==> flow/design.v <==
`timescale 1ns/1ns
module Controller(input clk, rst, start, compare, flag, output InitYin, InitW1, InitW2, InitB, InitFlag, InitAlpha, LdX1, LdX2, LdT, Select2, LdYin, LdFlag, LdAlphaT, LdW1, LdW2, LdB,ReadEn,Ready, output [1:0] Select1, Sel1, Sel2);
	reg initYin, initW1, initW2, initB, initFlag, initAlpha, ldX1, ldX2, ldT, select2, ldYin, ldFlag, ldAlphaT, ldW1, ldW2, ldB;
	reg [1:0] select1, sel1, sel2;
	reg [3:0] ns, ps;
	reg ldCnt, cntDown;
	reg readEn, ready;
	wire co;
	reg [7:0] Cout;
	always@(ps, start, co, compare, flag)begin
		ns = 4'b0;
		case(ps)
			4'b0000: begin
				ns = (start)? 4'b0001 : 4'b0000;
			  end
			4'b0001: begin
				ns = 4'b0010;
				end
			4'b0010: begin
				ns = 4'b0011;
				end
			4'b0011: begin
				ns = 4'b0100;
				end
			4'b0100: begin
				ns = 4'b0101;
				end
			4'b0101: begin
				ns = compare ? 4'b0110 : 4'b1010;
				end
			4'b0110: begin
				ns = 4'b0111;
				end
			4'b0111: begin
				ns = 4'b1000;
				end
			4'b1000: begin
				ns = 4'b1001;
				end
			4'b1001: begin
				ns = 4'b1010;
				end
			4'b1010: begin
				ns = (co == 0) ? 4'b0010 : 
				     (flag == 1) ? 4'b1011 : 
				     (flag == 0) ? 4'b0000 : 4'b1010;
				end
			4'b1011: begin
			  ns = 4'b0010;
			  end
			default: ns = 4'b0000;
		endcase
	end
	always@(ps)begin
		{initYin, initW1, initW2, initB, initFlag, ldCnt, initAlpha, ldX1, ldX2, ldT, cntDown, select2, ldYin, ldFlag, ldAlphaT, ldW1, ldW2, ldB} = 18'b0;
		readEn = 1'b0;
		ready = 1'b0;
		select1 = 2'b0;
		sel1 = 2'b0;
		sel2 = 2'b0;
		case(ps)
			4'b0000: begin
				ready = 1;
			  end
			4'b0001: begin
				initW1 = 1;
				initW2 = 1;
				initB = 1;
				initYin = 1;
				ldCnt = 1;
				initAlpha = 1;
				end
			4'b0010: begin
				ldX1 = 1;
				ldX2 = 1;
				ldT = 1;
				cntDown = 1;
				readEn = 1;
				end
			4'b0011: begin
				sel1 = 2'b00;
				sel2 = 2'b01;
				select1 = 2'b01;
				select2 = 1;
				ldYin = 1;
				end
			4'b0100: begin
				sel1 = 2'b01;
				sel2 = 2'b10;
				select1 = 2'b00;
				select2 = 1;
				ldYin = 1;
				end
			4'b0101: begin
				end
			4'b0110: begin
				sel1 = 2'b10;
				sel2 = 2'b0;
				ldAlphaT = 1;
				ldFlag = 1;
				end
			4'b0111: begin
				sel1 = 2'b11;
				sel2 = 2'b01;
				select2 = 1;
				select1 = 2'b10;
				ldW1 = 1;
				end
			4'b1000: begin
				sel1 = 2'b11;
				sel2 = 2'b10;
				select2 = 1;
				select1 = 2'b11;
				ldW2 = 1;
				end
			4'b1001: begin
				select2 = 0;
				select1 = 2'b01;
				ldB = 1;
				end
			4'b1010: begin
				end
			4'b1011: begin
			  ldCnt = 1;
			  initFlag = 1;
			  end
		endcase
	end
	always@(posedge clk,posedge rst)begin
		if(rst) ps <= 4'b0000;
		else ps <= ns;
	end
	always@(posedge clk, posedge rst)begin
	  if(rst)
	    Cout = 8'b11001000;
	  else begin
	    if(ldCnt) Cout <= 8'b11001000;
	    else if(cntDown) Cout <= Cout - 1;
	  end
  end
  assign co = ~|{Cout};
  assign InitYin = initYin;
  assign InitW1 = initW1;
  assign InitW2 = initW2;
  assign InitB = initB;
  assign InitFlag = initFlag;
  assign LdCnt = ldCnt;
  assign InitAlpha = initAlpha;
  assign LdX1 = ldX1;
  assign LdX2 = ldX2;
  assign LdT = ldT;
  assign CntDown = cntDown;
  assign Select1 = select1;
  assign Select2 = select2;
  assign LdYin = ldYin;
  assign LdFlag = ldFlag;
  assign LdAlphaT = ldAlphaT;
  assign LdW1 = ldW1;
  assign LdW2 = ldW2;
  assign LdB = ldB;
  assign Sel1 = sel1;
  assign Sel2 = sel2;
  assign ReadEn = readEn;
  assign Ready = ready;
endmodule
`timescale 1ns/1ns
module FlagReg(input clk,rst,loadData,initVal, output out);
  reg outData;
  assign out = outData;
  always@(posedge clk, posedge rst)begin
    if(rst) outData <= 1'b0;
    else
    begin
      if(initVal) outData <= 1'b0;
      else
    begin
    if (loadData) outData <= 1'b1;
    else outData <= outData;
    end
  end
  end
endmodule
`timescale 1ns/1ns
module Reg2bit(input clk,rst,loadData,initVal, input [1:0] inData, output[1:0] out);
  reg [1:0] outData;
  assign out = outData;
  always@(posedge clk, posedge rst)begin
    if(rst) outData <= 2'b0;
    else
    begin
      if(initVal) outData <= 2'b0;
      else
    begin
    if (loadData) outData <= inData;
    else outData <= outData;
    end
  end
  end
endmodule
`timescale 1ns/1ns
module Reg3bit(input clk,rst,loadData,initVal, input [2:0] inData, output[2:0] out);
  reg [2:0] outData;
  assign out = outData;
  always@(posedge clk, posedge rst)begin
    if(rst) outData <= 3'b0;
    else
    begin
      if(initVal) outData <= 3'b0;
      else
    begin
    if (loadData) outData <= inData;
    else outData <= outData;
    end
  end
  end
endmodule
`timescale 1ns/1ns
module Reg7bit(input clk,rst,loadData,initVal, input [6:0] inData, output[6:0] out);
  reg [6:0] outData;
  assign out = outData;
  always@(posedge clk, posedge rst)begin
    if(rst) outData <= 7'b0;
    else
    begin
      if(initVal) outData <= 7'b0;
      else
    begin
    if (loadData) outData <= inData;
    else outData <= outData;
    end
  end
  end
endmodule
`timescale 1ns/1ns
module Reg14bit(input clk,rst,loadData,initVal, input [13:0] inData, output[13:0] out);
  reg [13:0] outData;
  assign out = outData;
  always@(posedge clk, posedge rst)begin
    if(rst) outData <= 14'b0;
    else
    begin
      if(initVal) outData <= 14'b0;
      else
    begin
    if (loadData) outData <= inData;
    else outData <= outData;
    end
  end
  end
endmodule
`timescale 1ns/1ns
module Mux2to1(input select, input [13:0]in1,in2, output [13:0]MuxOut);
  assign MuxOut = ~select ? in1 : in2;
endmodule
`timescale 1ns/1ns
module Mux4to1(input [1:0]select, input [13:0]in1,in2,in3,in4, output [13:0]MuxOut);
  assign MuxOut = select==2'b00 ? in1 :
          select==2'b01 ? in2 :
          select==2'b10 ? in3 :
          select==2'b11 ? in4 : 14'bz;
endmodule
`timescale 1ns/1ns
module adder( input [13:0] op1, op2, output [13:0] result );
  assign result = op1 + op2;
endmodule
`timescale 1ns/1ns
module multiplier( input [13:0] op1, op2, output [13:0] result );
  wire [27:0] w;
  wire signed [13:0] operand1,operand2;
  assign operand1 = op1;
  assign operand2 = op2;
  assign w = operand1 * operand2;
  assign result = w[21:8];
endmodule
`timescale 1ns/1ns
module DataPath(input clk,rst, input [6:0] x1Data,x2Data, input [1:0] tData, input InitYin, InitW1, InitW2, InitB, InitFlag, InitAlpha, LdX1, LdX2, LdT, Select2, LdYin, LdFlag, LdAlphaT, LdW1, LdW2, LdB, input [1:0]  Select1, Sel1, Sel2, output compare, flag, output[1:0] signYin, output[13:0] w1,w2,b,Yin);
  wire [6:0] x1,x2;
  wire [1:0] t;
  wire [2:0] alpha,alphaT;
  wire [13:0] AddOut,MultOut,MultOp1,MultOp2,AddOp1,AddOp2;
  wire [13:0] castedT,castedAlphaT,castedAlpha,castedX1,castedX2;
  assign castedT = t[1] ? {4'b1111, t, 8'b0}: {4'b0, t, 8'b0};
  assign castedAlphaT = alphaT[2] ? {5'b11111, alphaT, 6'b0}: {5'b0, alphaT, 6'b0};
  assign castedAlpha = alpha[2] ? {5'b11111, alpha, 6'b0}: {5'b0, alpha, 6'b0};
  assign castedX1 = x1[6] ? {3'b111, x1, 4'b0}: {3'b0, x1, 4'b0};
  assign castedX2 = x2[6] ? {3'b111, x2, 4'b0}: {3'b0, x2, 4'b0};
  FlagReg FLAG(clk,rst,LdFlag,InitFlag, flag);
  Reg2bit T(clk,rst,LdT,1'b0,tData,t);
  Reg3bit ALPHA(clk,rst,InitAlpha,1'b0,3'b011, alpha);
  Reg3bit ALPHAT(clk,rst,LdAlphaT,1'b0,MultOut[8:6], alphaT);
  Reg7bit X1(clk,rst,LdX1,1'b0,x1Data, x1);
  Reg7bit X2(clk,rst,LdX2,1'b0,x2Data, x2);
  Reg14bit W1(clk,rst,LdW1,InitW1,AddOut, w1);
  Reg14bit W2(clk,rst,LdW2,InitW2,AddOut, w2);
  Reg14bit B (clk,rst,LdB,InitB,AddOut, b);
  Reg14bit YIN (clk,rst,LdYin,InitYin,AddOut, Yin);
  Mux4to1 MULTOP1(Sel1,w1,w2,castedT,castedAlphaT, MultOp1);
  Mux4to1 MULTOP2(Sel2,castedAlpha,castedX1,castedX2,14'b0, MultOp2);
  Mux4to1 ADDOP1(Select1,Yin,b,w1,w2, AddOp1);
  Mux2to1 ADDOP2(Select2,castedAlphaT,MultOut, AddOp2);
  multiplier MULTIPLIER(MultOp1,MultOp2, MultOut);
  adder ADDER(AddOp1,AddOp2, AddOut);
  assign compare = (Yin == 14'b0) ? 1 : (Yin[13] ^ t[1]);
  assign signYin = Yin[13] ? 2'b11 : 2'b01;  
endmodule
`timescale 1ns/1ns
module LearningMachine(input clk,rst, start, input [6:0] x1Data,x2Data, input [1:0] tData, output[1:0] signYin, output[13:0] w1,w2,b,Yin,output ReadEn, Ready);
  wire [1:0]Select1, Sel1, Sel2;
  wire  flag, InitYin, InitW1, InitW2, InitB, InitFlag, InitAlpha, LdX1, LdX2, LdT, Select2, LdYin, LdFlag, LdAlphaT, LdW1, LdW2, LdB;
  Controller controller(clk, rst, start, compare, flag, InitYin, InitW1, InitW2, InitB, InitFlag, InitAlpha, LdX1, LdX2, LdT, Select2, LdYin, LdFlag, LdAlphaT, LdW1, LdW2, LdB, ReadEn, Ready, Select1, Sel1, Sel2);
  DataPath datapath(clk,rst, x1Data,x2Data, tData, InitYin, InitW1, InitW2, InitB, InitFlag, InitAlpha, LdX1, LdX2, LdT, Select2, LdYin, LdFlag, LdAlphaT, LdW1, LdW2, LdB, Select1, Sel1, Sel2, compare, flag, signYin, w1,w2,b,Yin);
endmodule
Reports on LearningMachine. What the tools print for LearningMachine, step after step. Lines are those of the file above, counted from 1. Operators: Yosys type, input widths -> output width; for muxes data width and select width s. Cell names lack the library's common part. A cell with -- has no value.

Top: LearningMachine. Clock: clk. Cell library: sky130hd. Timing corner: tt_025C_1v80.

Word-level counts. Yosys after proc, flatten, opt, wreduce and memory -nomap, before mapping. Memory bits, and registers merged into a memory's read port (data or address), are not among the register bits. Print and check cells are not counted. Equal cells are merged and count once. Yosys's memory passes give these memory sizes; they may raise the number of words (mostly to a power of two), join words into wider ones and drop unused or constant bits.

Under register bits after elaboration stands 89. Memory bits (read-only): 416. The figure for memories kept is 1. Under input bits stands 19. The figure for output and inout port bits is 60.

Memory list: (no name shown) (depth 16, width 26, read ports 1, write ports 0, line 61) `case(ps)`.

The figure for $add $sub $neg is 2. The entry for $mul reads 1. Under equality and inequality tests stands 20. Under muxes and demuxes stands 36. The entry for bitwise gates (word level) reads 1. For reductions and logical operators the number is 13.

Operators by type and width (count): $mux 14 (25); $mul 14x14->22 (1); $pmux 4 s11 (1); $eq 4x3->1 const B (4); $eq 4x4->1 const B (4); $mux 8 (2); $add 14x14->14 (1); $logic_not 14->1 (1); $eq 2x2->1 const B (6); $reduce_bool 2->1 (6); $mux 4 (3); $eq 4x2->1 const B (2); $sub 8x1->8 const B (1); $reduce_or 8->1 (1); $eq 2x1->1 const B (3); $logic_not 2->1 (3); $eq 4x1->1 const B (1); $logic_not 4->1 (1); $mux 1 (4); $reduce_or 2->1 (1); $mux 2 (1); $xor 1x1->1 (1).

Logic depth. Longest topological path by Yosys (ltp), each cell counted once; first at word level (registers and memories cut), then after technology mapping (sequential cells cut; the memories' decode and read muxes count).

The figure for word-level depth is 10. The figure for ABC_AREA is 0. The entry for mapped depth reads 38. Depth with buffers taken out: 35.

Mapped cells and area. Yosys stat after the flow's synthesis: flattened, memories mapped to cells. It holds for the ABC_AREA given above (unset counts as 0); a run with the other value may have another netlist.

Cells by type (count): dfrtp_1 (86); fa_1 (84); ha_1 (76); nand2_1 (195); inv_1 (96); mux4_2 (14); o21ai_0 (57); xnor2_1 (32); nor2_1 (66); a21oi_1 (42); xor2_1 (14); a22o_1 (13); a21o_1 (14); clkbuf_1 (28); dfstp_2 (3); and2_1 (12); nand2b_1 (10); nor2b_1 (10).

Not listed: further types 52, cells in them 124.

Under cell count stands 976. Under mapped area stands 8951.1 sq um. The figure for sequential area is 2230.9 sq um. The entry for mapped flip-flops reads 89.

The figures by module come from a second, unflattened synthesis with its own total; it is not the netlist above.

The figure for cells (unflattened synthesis) is 1247. The entry for area total of the unflattened synthesis reads 12326.8 sq um.

Rows give one instance, submodules left out.

By module: multiplier (times used 1, cells 692, area 6052.1 sq um, seq. area 0.0 sq um); Reg14bit (times used 4, cells 46, area 581.8 sq um, seq. area 350.3 sq um); Mux4to1 (times used 3, cells 17, area 366.6 sq um, seq. area 0.0 sq um); Controller (times used 1, cells 109, area 927.1 sq um, seq. area 304.0 sq um); adder (times used 1, cells 110, area 749.5 sq um, seq. area 0.0 sq um); Reg7bit (times used 2, cells 23, area 286.5 sq um, seq. area 175.2 sq um); Reg3bit (times used 2, cells 10, area 120.1 sq um, seq. area 75.1 sq um); Mux2to1 (times used 1, cells 15, area 168.9 sq um, seq. area 0.0 sq um); Reg2bit (times used 1, cells 7, area 81.3 sq um, seq. area 50.0 sq um); DataPath (times used 1, cells 10, area 68.8 sq um, seq. area 0.0 sq um); FlagReg (times used 1, cells 3, area 38.8 sq um, seq. area 25.0 sq um); LearningMachine (times used 1, cells 0, area 0.0 sq um, seq. area 0.0 sq um).

Worst setup path after synthesis. OpenSTA on the mapped netlist: ideal clock, no wires. The path of least setup slack (recovery checks aside). Input and output delay are each 20% of the period. Register names are those of the netlist, which keeps one name where synthesis merged equal registers.

Kind: reg2reg. Start point: register controller.ps[1]. End point: register datapath.YIN.outData[13]. Under clock period stands 12000 ps. The entry for library setup time reads 68 ps. Arrival time: 7996 ps. Slack: 3936 ps. Delay of the path: 8064 ps. The figure for stages on the path is 34. The figure for path buffers is 2. For synthesis period reached the number is 8064 ps.

"delay of the path" is the arrival time less input delay plus setup time. "stages on the path": output pins that drive a net of the path, with the launching flip-flop's if there is one; two outputs of one cell count as two. "synthesis period reached" = period - worst setup slack (recovery checks aside). The figure is calculated, with input and output delays left at 20% of the set period. The rows between start and end are the longest chain of elaborated cells between them; the timing report does not say that the signal goes this way. Where chains are equally long, one stands for them. Each line given opens the expression or statement behind the cell; cells for indexed reads and writes are added by Yosys, which also makes memories of some case tables. A memory read counts as a cell of the chain, while the word-level depth stops at memories. At most two assigning lines are given for a register; there are more.

Cells stage by stage: dfrtp_1 -> inv_1 -> ha_1 -> and2b_1 -> o21a_1 -> buf_2 -> buf_1 -> a22o_1 -> nand2_1 -> fa_1 -> inv_1 -> fa_1 -> inv_1 -> fa_1 -> inv_1 -> fa_1 -> fa_1 -> ha_1 -> ha_1 -> o21a_1 -> o31a_1 -> o21a_1 -> nor2_1 -> xnor2_1 -> mux2_2 -> ha_1 -> a21o_1 -> a221o_1 -> nand4_1 -> nand4b_1 -> a21oi_1 -> xor2_1 -> xor2_1 -> a32o_1. For cells in the longest elaborated chain the number is 11. For elaborated cells between the ends (all ways) the number is 31. Classes of those cells: 1 x add/sub; 1 x mul; 9 x eq/ne; 15 x mux; 4 x reduce/logical; 1 x memory.

Ends and longest elaborated chain, post-synthesis: start, declared (line 5) `reg [3:0] ns, ps;`; start, assigned (line 130) `if(rst) ps <= 4'b0000;`; start, assigned (line 131) `else ps <= ns;`; $mem_v2 16x26 (line 61) `case(ps)`; $eq 2x2->1 (line 260) `select==2'b11 ? in4 : 14'bz;`; $mux 14 (line 260); $mux 14 (line 259) `select==2'b10 ? in3 :`; $mux 14 (line 258) `select==2'b01 ? in2 :`; $mux 14 (line 257) `assign MuxOut = select==2'b00 ? in1 :`; $mul 14x14->22 (line 272) `assign w = operand1 * operand2;`; $mux 14 (line 253) `assign MuxOut = ~select ? in1 : in2;`; $add 14x14->14 (line 264) `assign result = op1 + op2;`; $mux 14 (line 245) `if (loadData) outData <= inData;`; $mux 14 (line 242) `if(initVal) outData <= 14'b0;`; end, assigned (line 245); end, assigned (line 246) `else outData <= outData;`; end, declared (line 236) `reg [13:0] outData;`.

Worst path after layout. Path of least setup slack in the final report of entry A (OpenROAD, finished layout, wires in). Where an end is a register, its clock arrival counts in the times. The report prints the path's times to 10 ps; the period is as set.

Kind: reg2reg. Start point: register controller.ps[1]. End point: register datapath.YIN.outData[13]. Under clock period stands 5920 ps. The entry for library setup time reads 110 ps. Arrival time: 7910 ps. Slack: -1740 ps. The figure for stages on the path is 32. The figure for path buffers is 1.

The rows between start and end are the longest chain of elaborated cells between them; the timing report does not say that the signal goes this way. Where chains are equally long, one stands for them. A memory read counts as a cell of the chain, while the word-level depth stops at memories. At most two assigning lines are given for a register; there are more.

Cells stage by stage: dfrtp_2 -> inv_4 -> ha_4 -> and2b_2 -> o21a_4 -> buf_12 -> a22oi_2 -> nor2_2 -> fa_1 -> inv_2 -> fa_1 -> inv_1 -> fa_1 -> fa_1 -> fa_1 -> ha_4 -> ha_4 -> o21a_1 -> o31a_1 -> o21a_1 -> nor2_2 -> xnor2_2 -> mux2_4 -> ha_4 -> a21o_1 -> a221o_1 -> nand4_1 -> nand4b_1 -> a21oi_2 -> xor2_2 -> xor2_2 -> a32o_1. For cells in the longest elaborated chain the number is 11. For elaborated cells between the ends (all ways) the number is 31. Classes of those cells: 1 x add/sub; 1 x mul; 9 x eq/ne; 15 x mux; 4 x reduce/logical; 1 x memory.

Ends and longest elaborated chain, post-layout: start, declared (line 5) `reg [3:0] ns, ps;`; start, assigned (line 130) `if(rst) ps <= 4'b0000;`; start, assigned (line 131) `else ps <= ns;`; $mem_v2 16x26 (line 61) `case(ps)`; $eq 2x2->1 (line 260) `select==2'b11 ? in4 : 14'bz;`; $mux 14 (line 260); $mux 14 (line 259) `select==2'b10 ? in3 :`; $mux 14 (line 258) `select==2'b01 ? in2 :`; $mux 14 (line 257) `assign MuxOut = select==2'b00 ? in1 :`; $mul 14x14->22 (line 272) `assign w = operand1 * operand2;`; $mux 14 (line 253) `assign MuxOut = ~select ? in1 : in2;`; $add 14x14->14 (line 264) `assign result = op1 + op2;`; $mux 14 (line 245) `if (loadData) outData <= inData;`; $mux 14 (line 242) `if(initVal) outData <= 14'b0;`; end, assigned (line 245); end, assigned (line 246) `else outData <= outData;`; end, declared (line 236) `reg [13:0] outData;`.

# Flow runs of LearningMachine

6 stored runs of LearningMachine in the flow (synthesis by Yosys, layout by OpenROAD, sky130hd cells), in arbitrary order. Constraints: input delay and output delay 20% of the set period each, output load 0.01 pF. By "achieved period" is meant the clock period of the run minus its worst setup slack. This is arithmetic on one report: input and output delays are still those of the set period (20% each). "time on the worst setup path" is the time allowed to the run's worst setup path (the clock period less input and output delay, where it has them) less its slack. Clock arrival times count: a late capture clock shortens it, a late launch clock lengthens it. "time on the worst setup path" is known to 10 ps.

Entry A has these settings: CORE_UTILIZATION 40; period_ns 5.92; CAP_MARGIN 20; CORE_MARGIN 2; SLEW_MARGIN 20. The measured chip area after synthesis (Yosys) is 8951.1 sq um. For the total die area the run shows 23589.9 sq um. The standard-cell area of the final layout comes to 13116.3 sq um. The final utilization is 0.599. The lowest setup slack is -1743 ps. For the setup TNS the run shows -45623 ps. The worst hold slack in the final report stands at 477 ps. The achieved period comes to 7663 ps. The measured time on the worst setup path is 7660 ps. Worst path kind: reg2reg.

Entry B has these settings: CAP_MARGIN 10; CORE_MARGIN 6; CORE_UTILIZATION 55; CTS_CLUSTER_DIAMETER 26; GPL_TIMING_DRIVEN 0; MAX_ROUTING_LAYER met4; MIN_ROUTING_LAYER met1; PLACE_DENSITY 0.77; period_ns 9.61; SLEW_MARGIN 20. The measured chip area after synthesis (Yosys) is 8951.1 sq um. For the total die area the run shows 19479.8 sq um. The standard-cell area of the final layout comes to 10388.7 sq um. The final utilization is 0.654. The lowest setup slack is 406 ps. For the setup TNS the run shows 0 ps. The worst hold slack in the final report stands at 482 ps. The achieved period comes to 9204 ps. The measured time on the worst setup path is 9200 ps. Worst path kind: reg2reg.

Entry C has these settings: CAP_MARGIN 10; CELL_PAD_IN_SITES_GLOBAL_PLACEMENT 1; CORE_MARGIN 6; CORE_UTILIZATION 55; CTS_CLUSTER_DIAMETER 351; GPL_ROUTABILITY_DRIVEN 0; GPL_TIMING_DRIVEN 0; MAX_ROUTING_LAYER met4; MIN_ROUTING_LAYER met1; PLACE_DENSITY_LB_ADDON 0.06; SETUP_SLACK_MARGIN 2.22; TNS_END_PERCENT 55; period_ns 9.61; SLEW_MARGIN 20. The measured chip area after synthesis (Yosys) is 8951.1 sq um. For the total die area the run shows 19479.8 sq um. The standard-cell area of the final layout comes to 11587.4 sq um. The final utilization is 0.729. The lowest setup slack is 1662 ps. For the setup TNS the run shows 0 ps. The worst hold slack in the final report stands at 487 ps. The achieved period comes to 7948 ps. The measured time on the worst setup path is 7950 ps. Worst path kind: reg2reg.

Entry D has these settings: CAP_MARGIN 20; CORE_MARGIN 6; CORE_UTILIZATION 55; CTS_CLUSTER_DIAMETER 351; GPL_TIMING_DRIVEN 0; MAX_ROUTING_LAYER met4; MIN_ROUTING_LAYER met1; PLACE_DENSITY_LB_ADDON 0.06; SETUP_SLACK_MARGIN 2.22; TNS_END_PERCENT 55; period_ns 9.61; SLEW_MARGIN 20. The measured chip area after synthesis (Yosys) is 8951.1 sq um. For the total die area the run shows 19479.8 sq um. The standard-cell area of the final layout comes to 11583.6 sq um. The final utilization is 0.729. The lowest setup slack is 1649 ps. For the setup TNS the run shows 0 ps. The worst hold slack in the final report stands at 475 ps. The achieved period comes to 7961 ps. The measured time on the worst setup path is 7960 ps. Worst path kind: reg2reg.

Entry E has these settings: CAP_MARGIN 0; CORE_MARGIN 5; MAX_ROUTING_LAYER met4; SLEW_MARGIN 30; period_ns 13.0; CORE_UTILIZATION 40. The measured chip area after synthesis (Yosys) is 8951.1 sq um. For the total die area the run shows 25469.0 sq um. The standard-cell area of the final layout comes to 10307.4 sq um. The final utilization is 0.469. The lowest setup slack is 3868 ps. For the setup TNS the run shows 0 ps. The worst hold slack in the final report stands at 486 ps. The achieved period comes to 9133 ps. The measured time on the worst setup path is 9130 ps. Worst path kind: reg2reg.

Entry F has these settings: ABC_AREA 1; CAP_MARGIN 0; CELL_PAD_IN_SITES_DETAIL_PLACEMENT 1; CORE_ASPECT_RATIO 1.47; CORE_MARGIN 5; CTS_CLUSTER_SIZE 48; GPL_ROUTABILITY_DRIVEN 0; GPL_TIMING_DRIVEN 0; HOLD_SLACK_MARGIN 0.15; MAX_ROUTING_LAYER met5; MIN_ROUTING_LAYER met2; SLEW_MARGIN 30; period_ns 13.0; CORE_UTILIZATION 40. The measured chip area after synthesis (Yosys) is 9162.5 sq um. For the total die area the run shows 26089.6 sq um. The standard-cell area of the final layout comes to 10646.5 sq um. The final utilization is 0.469. The lowest setup slack is 3005 ps. For the setup TNS the run shows 0 ps. The worst hold slack in the final report stands at 469 ps. The achieved period comes to 9995 ps. The measured time on the worst setup path is 10000 ps. Worst path kind: reg2reg.
